==> flow/design.v <==
`timescale 1ns/1ps
module top(
	input clk,
	input rst,
	input valid,
	input dir,
	input signed [31:0] n,
	output [31:0] zeroCount,
	output signed [31:0] xOut
);
	reg signed [31:0] xReg;
	wire signed [31:0] xNext;
	always @(posedge clk or posedge rst)begin
		if(rst) xReg<=32'sd50;
		else if(valid) xReg<=xNext;
	end
	assign xOut=xReg;
	wire signed[31:0] signedN;
	assign signedN=dir? n: -n;
	wire signed [31:0] addOut;
	wire signed [31:0] modOut;
	wire signed [31:0] normOut;
	wire zeroHit;
	adder uAdd(.a(xReg), .b(signedN), .sum(addOut));
	modulo uMod(.in(addOut), .out(modOut));
	normalize uNorm(.in(modOut), .out(normOut));
	comparator uCmp(.in(normOut), .zero(zeroHit));
	assign xNext=normOut;
	counter uCnt(
		.clk(clk),
		.rst(rst),
		.inc(valid&zeroHit),
		.count(zeroCount)
	);
endmodule
module adder(
	input signed [31:0] a,
	input signed [31:0] b,
	output signed [31:0] sum
);
	assign sum=a+b;
endmodule
module modulo(
	input signed [31:0] in,
	output signed [31:0] out
);
	assign out=in%100;
endmodule
module normalize(
	input signed [31:0] in,
	output signed [31:0] out
);
	assign out=(in<0)? (in+100): in;
endmodule
module comparator(
	input signed [31:0] in,
	output zero
);
	assign zero = (in==0);
endmodule
module counter(
	input clk,
	input rst,
	input inc,
	output reg [31:0] count
);
	always @(posedge clk or posedge rst)begin
		if(rst) count<=32'd0;
		else if(inc) count<=count+1;
	end
endmodule
; Step by step through the tools: top
; Each step is given for the RTL above and for the edited RTL.
; "orig" refers to lines of the RTL above, "edited" to lines of the edited file.
; "delta": "edited" minus "orig" as printed here. "change_rel_pct": 100 x difference / "orig".
; Operators carry their Yosys type and port widths (W data, S select, Z words).
; Library cell names are shortened.
; Not given: -
[inputs]
top = top
clock_port = clk
cell_library = sky130hd
corner = tt_025C_1v80

; The edit
; Unified diff, file above to edited file.
; A script made this edit. It changes what the design does and was not meant as an optimisation.
; begin of diff
@@ -13,5 +13,5 @@
 	always @(posedge clk or posedge rst)begin
 		if(rst) xReg<=32'sd50;
-		else if(valid) xReg<=xNext;
+		else xReg<=xNext;
 	end
 	assign xOut=xReg;
; end of diff

; Word level
; Counts by Yosys on the flattened word-level netlist (proc, flatten, opt, wreduce; memories kept). Register bits leave out memories and registers merged into their read ports (data or address); mux counts leave out enables and synchronous resets folded into registers. Print and check cells are left out. Cells with the same type and inputs are merged into one.
[word_totals]
columns = item, orig, edited, delta, change_rel_pct
row1 = ff_bits, 64, 64, 0, 0.00
row2 = in_bits, 36, 36, 0, 0.00
row3 = wordCells, 12, 12, 0, 0.00
row4 = output_inout_bits, 64, 64, 0, 0.00
[classes]
columns = item, orig, edited, delta, change_rel_pct
row1 = reduce_logical, 1, 1, 0, 0.00
row2 = cmp, 1, 1, 0, 0.00
row3 = n_addsub, 4, 4, 0, 0.00
row4 = muxes, 2, 2, 0, 0.00
row5 = n_div, 1, 1, 0, 0.00
row6 = logic, 1, 1, 0, 0.00
; Unchanged operator kinds not shown: 9.

; Longest topological paths
; Depth = most cells in a row (Yosys ltp): at word level without a register or memory, in the mapped netlist without a sequential cell, where the memories' decode and read muxes count.
[depth]
columns = item, orig, edited, delta, change_rel_pct
row1 = ltp_word, 8, 8, 0, 0.00
row2 = ABC_AREA, 0, 0, -, -
row3 = mapped_depth, 93, 98, 5, 5.38
row4 = depth_no_buf, 82, 86, 4, 4.88

; Synthesis result
; Yosys stat after the flow's synthesis: flattened, memories mapped to cells. It holds for the ABC_AREA given above (unset counts as 0); a run with the other value may have another netlist.
[by_type]
columns = type, orig, edited, delta, change_rel_pct
row1 = nor3_1, 54, 85, 31, 57.41
row2 = inv_1, 34, 63, 29, 85.29
row3 = a2111oi_4, 33, 5, -28, -84.85
row4 = a21oi_1, 113, 137, 24, 21.24
row5 = nor2_1, 203, 181, -22, -10.84
row6 = nand2_1, 131, 153, 22, 16.79
row7 = mux2i_1, 13, 35, 22, 169.23
row8 = clkbuf_1, 23, 40, 17, 73.91
row9 = xnor2_1, 68, 84, 16, 23.53
row10 = o211ai_1, 27, 40, 13, 48.15
row11 = buf_4, 14, 2, -12, -85.71
row12 = and3_1, 33, 23, -10, -30.30
row13 = nor4_1, 12, 22, 10, 83.33
row14 = nand3_1, 58, 66, 8, 13.79
row15 = nand4_1, 40, 32, -8, -20.00
row16 = a31oi_1, 34, 26, -8, -23.53
row17 = a21o_1, 30, 37, 7, 23.33
row18 = or4_1, 12, 5, -7, -58.33
; Unchanged cell types not shown: 22.
; Not every row of either side is listed.
[mapped]
columns = item, orig, edited, delta, change_rel_pct
row1 = mapped_cells, 1730, 1840, 110, 6.36
row2 = seq_area_um2, 1605.3, 1605.3, 0.0, 0.00
row3 = flip_flops, 64, 64, 0, 0.00
row4 = yosys_area_um2, 13635.6, 13546.7, -88.9, -0.65
row5 = buf_cells, 67, 70, 3, 4.48
; By module: a second synthesis without flattening, with its own total; a netlist apart from the flattened one above.
[hier_totals]
columns = item, orig, edited, delta, change_rel_pct
row1 = cells_unflattened, 1786, 1741, -45, -2.52
row2 = area_unflattened_um2, 13875.8, 13397.8, -478.0, -3.44
; Each row is one instance without its submodules.
[modules_orig]
columns = module, seq_area_um2, cells, instances, area_um2
row1 = modulo, 0.0, 1105, 1, 7614.8
row2 = adder, 0.0, 275, 1, 2045.7
row3 = top, 804.5, 184, 1, 1974.4
row4 = counter, 800.8, 126, 1, 1510.2
row5 = normalize, 0.0, 85, 1, 658.1
row6 = comparator, 0.0, 11, 1, 72.6
[modules_edited]
columns = module, seq_area_um2, cells, instances, area_um2
row1 = modulo, 0.0, 1105, 1, 7614.8
row2 = adder, 0.0, 275, 1, 2045.7
row3 = counter, 800.8, 126, 1, 1510.2
row4 = top, 804.5, 139, 1, 1496.4
row5 = normalize, 0.0, 85, 1, 658.1
row6 = comparator, 0.0, 11, 1, 72.6

; Path before layout
; Path of least setup slack by OpenSTA after synthesis, without wires, with an ideal clock, recovery checks aside; 20% of the period is set as input and as output delay. Where synthesis merged equal registers, the netlist keeps one of their names.
[synth_timing]
columns = item, orig, edited, delta, change_rel_pct
row1 = path_kind, input-to-reg, input-to-reg, -, -
row2 = startpoint, in n[12], in n[6], -, -
row3 = endpoint, reg uCnt.count[10], reg uCnt.count[10], -, -
row4 = path_buffers, 5, 5, 0, 0.00
row5 = tclk_ps, 34000, 34000, 0, 0.00
row6 = launch_ps, 6800, 6800, 0, 0.00
row7 = driving_pins, 83, 86, 3, 3.61
row8 = setup_time_ps, 135, 79, -56, -
row9 = in_delay_ps, 6800, 6800, 0, 0.00
row10 = t_required_ps, 33865, 33921, 56, 0.17
row11 = arrival_time_ps, 27303, 27146, -157, -0.58
row12 = path_delay_ps, 20638, 20425, -213, -1.03
row13 = slack_ps, 6562, 6774, 212, -
row14 = synth_period_reached_ps, 27438, 27226, -212, -0.77
; "path_delay_ps" is the arrival time less input delay plus setup time.
; "driving_pins": output pins that drive a net of the path, with the launching flip-flop's if there is one; two outputs of one cell count as two.
; "synth_period_reached_ps" is the clock period less the worst setup slack; recovery checks do not enter. This is arithmetic on one report: input and output delays are still those of the set period (20% each).
; Between the ends stands the longest chain of elaborated cells between them, by number of cells; it is not shown to be the way that was timed. Of several equally long chains one is given.
; A line is the first line of the expression or statement that the cell stems from. Yosys adds cells for indexed reads and writes and turns some case tables into memories.
[synth_via_orig]
path_cell_list = or4_1 > or4_1 > nor2b_1 > nor3b_1 > a21o_1 > o21ai_0 > xor2_1 > ha_1 > clkbuf_1 > a21o_1 > a2111oi_0 > a21oi_1 > a21oi_1 > xor2_1 > nand4b_1 > a2111oi_4 > a221oi_4 > maj3_2 > [47 not listed] > maj3_1 > xnor2_1 > a21o_1 > or4_1 > and4_1 > buf_4 > o211ai_2 > nand2_1 > o221a_2 > o21a_1 > or2_1 > ha_1 > a21oi_1 > mux2_2 > o21ai_4 > buf_6 > a2111oi_4 > xor2_1
elab_chain_cells = 8
cone_cells = 9
lines_between = 6
cone_classes = add/sub: 3; div: 1; compare: 1; mux: 2; logic: 1; reduce/logical: 1
[synth_rtl_orig]
columns = item, line_no
row1 = "start, declared", 7  ; input signed [31:0] n,
row2 = $neg A32 Y32, 19  ; assign signedN=dir? n: -n;
row3 = $mux W32, 19
row4 = $add A32 B32 Y32, 41  ; assign sum=a+b;
row5 = $mod A32 B8 Y32, 47  ; assign out=in%100;
row6 = $add A32 B8 Y32, 53  ; assign out=(in<0)? (in+100): in;
row7 = $mux W32, 53
row8 = $logic_not A32 Y1, 59  ; assign zero = (in==0);
row9 = $and A1 B1 Y1, 32  ; .inc(valid&zeroHit),
row10 = "end, assigned", 68  ; if(rst) count<=32'd0;
row11 = "end, assigned", 69  ; else if(inc) count<=count+1;
row12 = "end, declared", 65  ; output reg [31:0] count
[synth_via_edited]
path_cell_list = nor4_1 > nand2b_1 > nor3_1 > nand2_1 > nor2_1 > a21oi_1 > xor2_1 > ha_1 > clkbuf_1 > nand4_1 > nor4_1 > o211ai_1 > a41o_1 > a21o_1 > a211oi_2 > nor3b_1 > a41oi_1 > xor2_1 > [50 not listed] > nor2b_1 > mux2_2 > a21oi_4 > xnor2_1 > o211a_2 > nor2_2 > a221o_1 > a21oi_2 > a41oi_1 > xor2_2 > and2_1 > a21o_1 > or3b_1 > a2111oi_4 > o2111ai_2 > buf_6 > nor4_1 > xor2_1
elab_chain_cells = 8
cone_cells = 9
lines_between = 6
cone_classes = add/sub: 3; div: 1; compare: 1; mux: 2; logic: 1; reduce/logical: 1
[synth_rtl_edited]
columns = item, line_no
row1 = "start, declared", 7  ; input signed [31:0] n,
row2 = $neg A32 Y32, 19  ; assign signedN=dir? n: -n;
row3 = $mux W32, 19
row4 = $add A32 B32 Y32, 41  ; assign sum=a+b;
row5 = $mod A32 B8 Y32, 47  ; assign out=in%100;
row6 = $add A32 B8 Y32, 53  ; assign out=(in<0)? (in+100): in;
row7 = $mux W32, 53
row8 = $logic_not A32 Y1, 59  ; assign zero = (in==0);
row9 = $and A1 B1 Y1, 32  ; .inc(valid&zeroHit),
row10 = "end, assigned", 68  ; if(rst) count<=32'd0;
row11 = "end, assigned", 69  ; else if(inc) count<=count+1;
row12 = "end, declared", 65  ; output reg [31:0] count

; Worst path after layout
; From the final timing report of the runs of pair 1: the path of least setup slack in the routed layout; clock arrival at registers is part of the times.
; The report prints the path's times to 10 ps; the period is as set.
[layout_timing]
columns = item, orig, edited, delta, change_rel_pct
row1 = path_kind, input-to-reg, input-to-reg, -, -
row2 = startpoint, in n[10], in n[5], -, -
row3 = endpoint, reg uCnt.count[24], reg uCnt.count[26], -, -
row4 = arrival_time_ps, 31010, 31220, 210, 0.68
row5 = in_delay_ps, 6520, 6520, 0, 0.00
row6 = driving_pins, 80, 81, 1, 1.25
row7 = launch_ps, 6520, 6520, 0, 0.00
row8 = path_buffers, 2, 2, 0, 0.00
row9 = tclk_ps, 32600, 32600, 0, 0.00
row10 = t_required_ps, 32800, 32850, 50, 0.15
row11 = slack_ps, 1790, 1630, -160, -
row12 = setup_time_ps, 130, 70, -60, -
; Between the ends stands the longest chain of elaborated cells between them, by number of cells; it is not shown to be the way that was timed. Of several equally long chains one is given.
[layout_via_orig]
path_cell_list = clkdlybuf4s50_1 > or4_1 > or4_1 > nor2b_1 > a21oi_1 > xnor2_1 > ha_1 > a21oi_1 > o21ai_0 > nor2_1 > a31oi_1 > xnor2_1 > o21ai_1 > nor4_1 > a21oi_1 > xnor2_1 > a211oi_1 > or4_1 > [44 not listed] > o21ai_1 > maj3_1 > xnor2_1 > a21o_1 > or4_1 > and4_1 > nand2_1 > a21boi_0 > o221a_2 > o21a_1 > or2_1 > ha_1 > a21oi_1 > mux2_2 > o21ai_4 > buf_4 > a2111oi_4 > xor2_1
elab_chain_cells = 8
cone_cells = 9
lines_between = 6
cone_classes = add/sub: 3; div: 1; compare: 1; mux: 2; logic: 1; reduce/logical: 1
[layout_rtl_orig]
columns = item, line_no
row1 = "start, declared", 7  ; input signed [31:0] n,
row2 = $neg A32 Y32, 19  ; assign signedN=dir? n: -n;
row3 = $mux W32, 19
row4 = $add A32 B32 Y32, 41  ; assign sum=a+b;
row5 = $mod A32 B8 Y32, 47  ; assign out=in%100;
row6 = $add A32 B8 Y32, 53  ; assign out=(in<0)? (in+100): in;
row7 = $mux W32, 53
row8 = $logic_not A32 Y1, 59  ; assign zero = (in==0);
row9 = $and A1 B1 Y1, 32  ; .inc(valid&zeroHit),
row10 = "end, assigned", 68  ; if(rst) count<=32'd0;
row11 = "end, assigned", 69  ; else if(inc) count<=count+1;
row12 = "end, declared", 65  ; output reg [31:0] count
[layout_via_edited]
path_cell_list = clkdlybuf4s50_1 > nor4_1 > nand2b_1 > nor3_2 > a21oi_1 > xor2_1 > ha_1 > a21oi_1 > o221ai_1 > a31oi_1 > o21ai_0 > or3_1 > a211oi_2 > nor3b_1 > a41oi_1 > xor2_1 > nand3b_1 > a211o_1 > [45 not listed] > a2111o_1 > a22oi_4 > mux2i_1 > a222oi_1 > inv_1 > nor2_2 > a221o_1 > a21oi_2 > maj3_1 > mux2i_1 > xnor2_1 > ha_1 > or3b_1 > a2111oi_4 > o2111ai_2 > buf_4 > nor4b_1 > xor2_1
elab_chain_cells = 8
cone_cells = 9
lines_between = 6
cone_classes = add/sub: 3; div: 1; compare: 1; mux: 2; logic: 1; reduce/logical: 1
[layout_rtl_edited]
columns = item, line_no
row1 = "start, declared", 7  ; input signed [31:0] n,
row2 = $neg A32 Y32, 19  ; assign signedN=dir? n: -n;
row3 = $mux W32, 19
row4 = $add A32 B32 Y32, 41  ; assign sum=a+b;
row5 = $mod A32 B8 Y32, 47  ; assign out=in%100;
row6 = $add A32 B8 Y32, 53  ; assign out=(in<0)? (in+100): in;
row7 = $mux W32, 53
row8 = $logic_not A32 Y1, 59  ; assign zero = (in==0);
row9 = $and A1 B1 Y1, 32  ; .inc(valid&zeroHit),
row10 = "end, assigned", 68  ; if(rst) count<=32'd0;
row11 = "end, assigned", 69  ; else if(inc) count<=count+1;
row12 = "end, declared", 65  ; output reg [31:0] count

; Measured runs
; Both versions went through the flow (Yosys, OpenROAD) with the same settings in each pair. Constraints: input delay and output delay 20% of the set period each, output load 0.01 pF.
[flow_settings_pair_1]
CORE_UTILIZATION = 40
period_ns = 32.6
CAP_MARGIN = 20
CORE_MARGIN = 2
SLEW_MARGIN = 20
[measured_pair_1]
columns = item, orig, edited, delta, change_rel_pct
row1 = worstSetupSlack_ps, 1794, 1627, -167, -
row2 = layout_utilization_pct, 46.1, 45.8, -0.3, -
row3 = achieved_clock_period_ps, 30806, 30973, 167, 0.54
row4 = hold_worst_slack_ps, 490, 472, -18, -
row5 = ys_area_um2, 13635.6, 13546.7, -88.9, -0.65
row6 = die_footprint_um2, 35581.3, 35355.3, -226.0, -0.64
[flow_settings_pair_2]
CELL_PAD_IN_SITES_GLOBAL_PLACEMENT = 0
CORE_MARGIN = 10
CORE_UTILIZATION = 18
GPL_TIMING_DRIVEN = 0
PLACE_DENSITY_LB_ADDON = 0.06
SETUP_SLACK_MARGIN = -1.43
SLEW_MARGIN = 30
period_ns = 33.7
CAP_MARGIN = 20
[measured_pair_2]
columns = item, orig, edited, delta, change_rel_pct
row1 = worstSetupSlack_ps, 1385, 1190, -195, -
row2 = layout_utilization_pct, 21.6, 21.6, 0.0, -
row3 = achieved_clock_period_ps, 32315, 32510, 195, 0.60
row4 = hold_worst_slack_ps, 471, 480, 9, -
row5 = ys_area_um2, 13635.6, 13546.7, -88.9, -0.65
row6 = die_footprint_um2, 87163.7, 86633.1, -530.6, -0.61
; By "achieved_clock_period_ps" is meant the clock period of the run minus its worst setup slack. This is arithmetic on one report: input and output delays are still those of the set period (20% each).
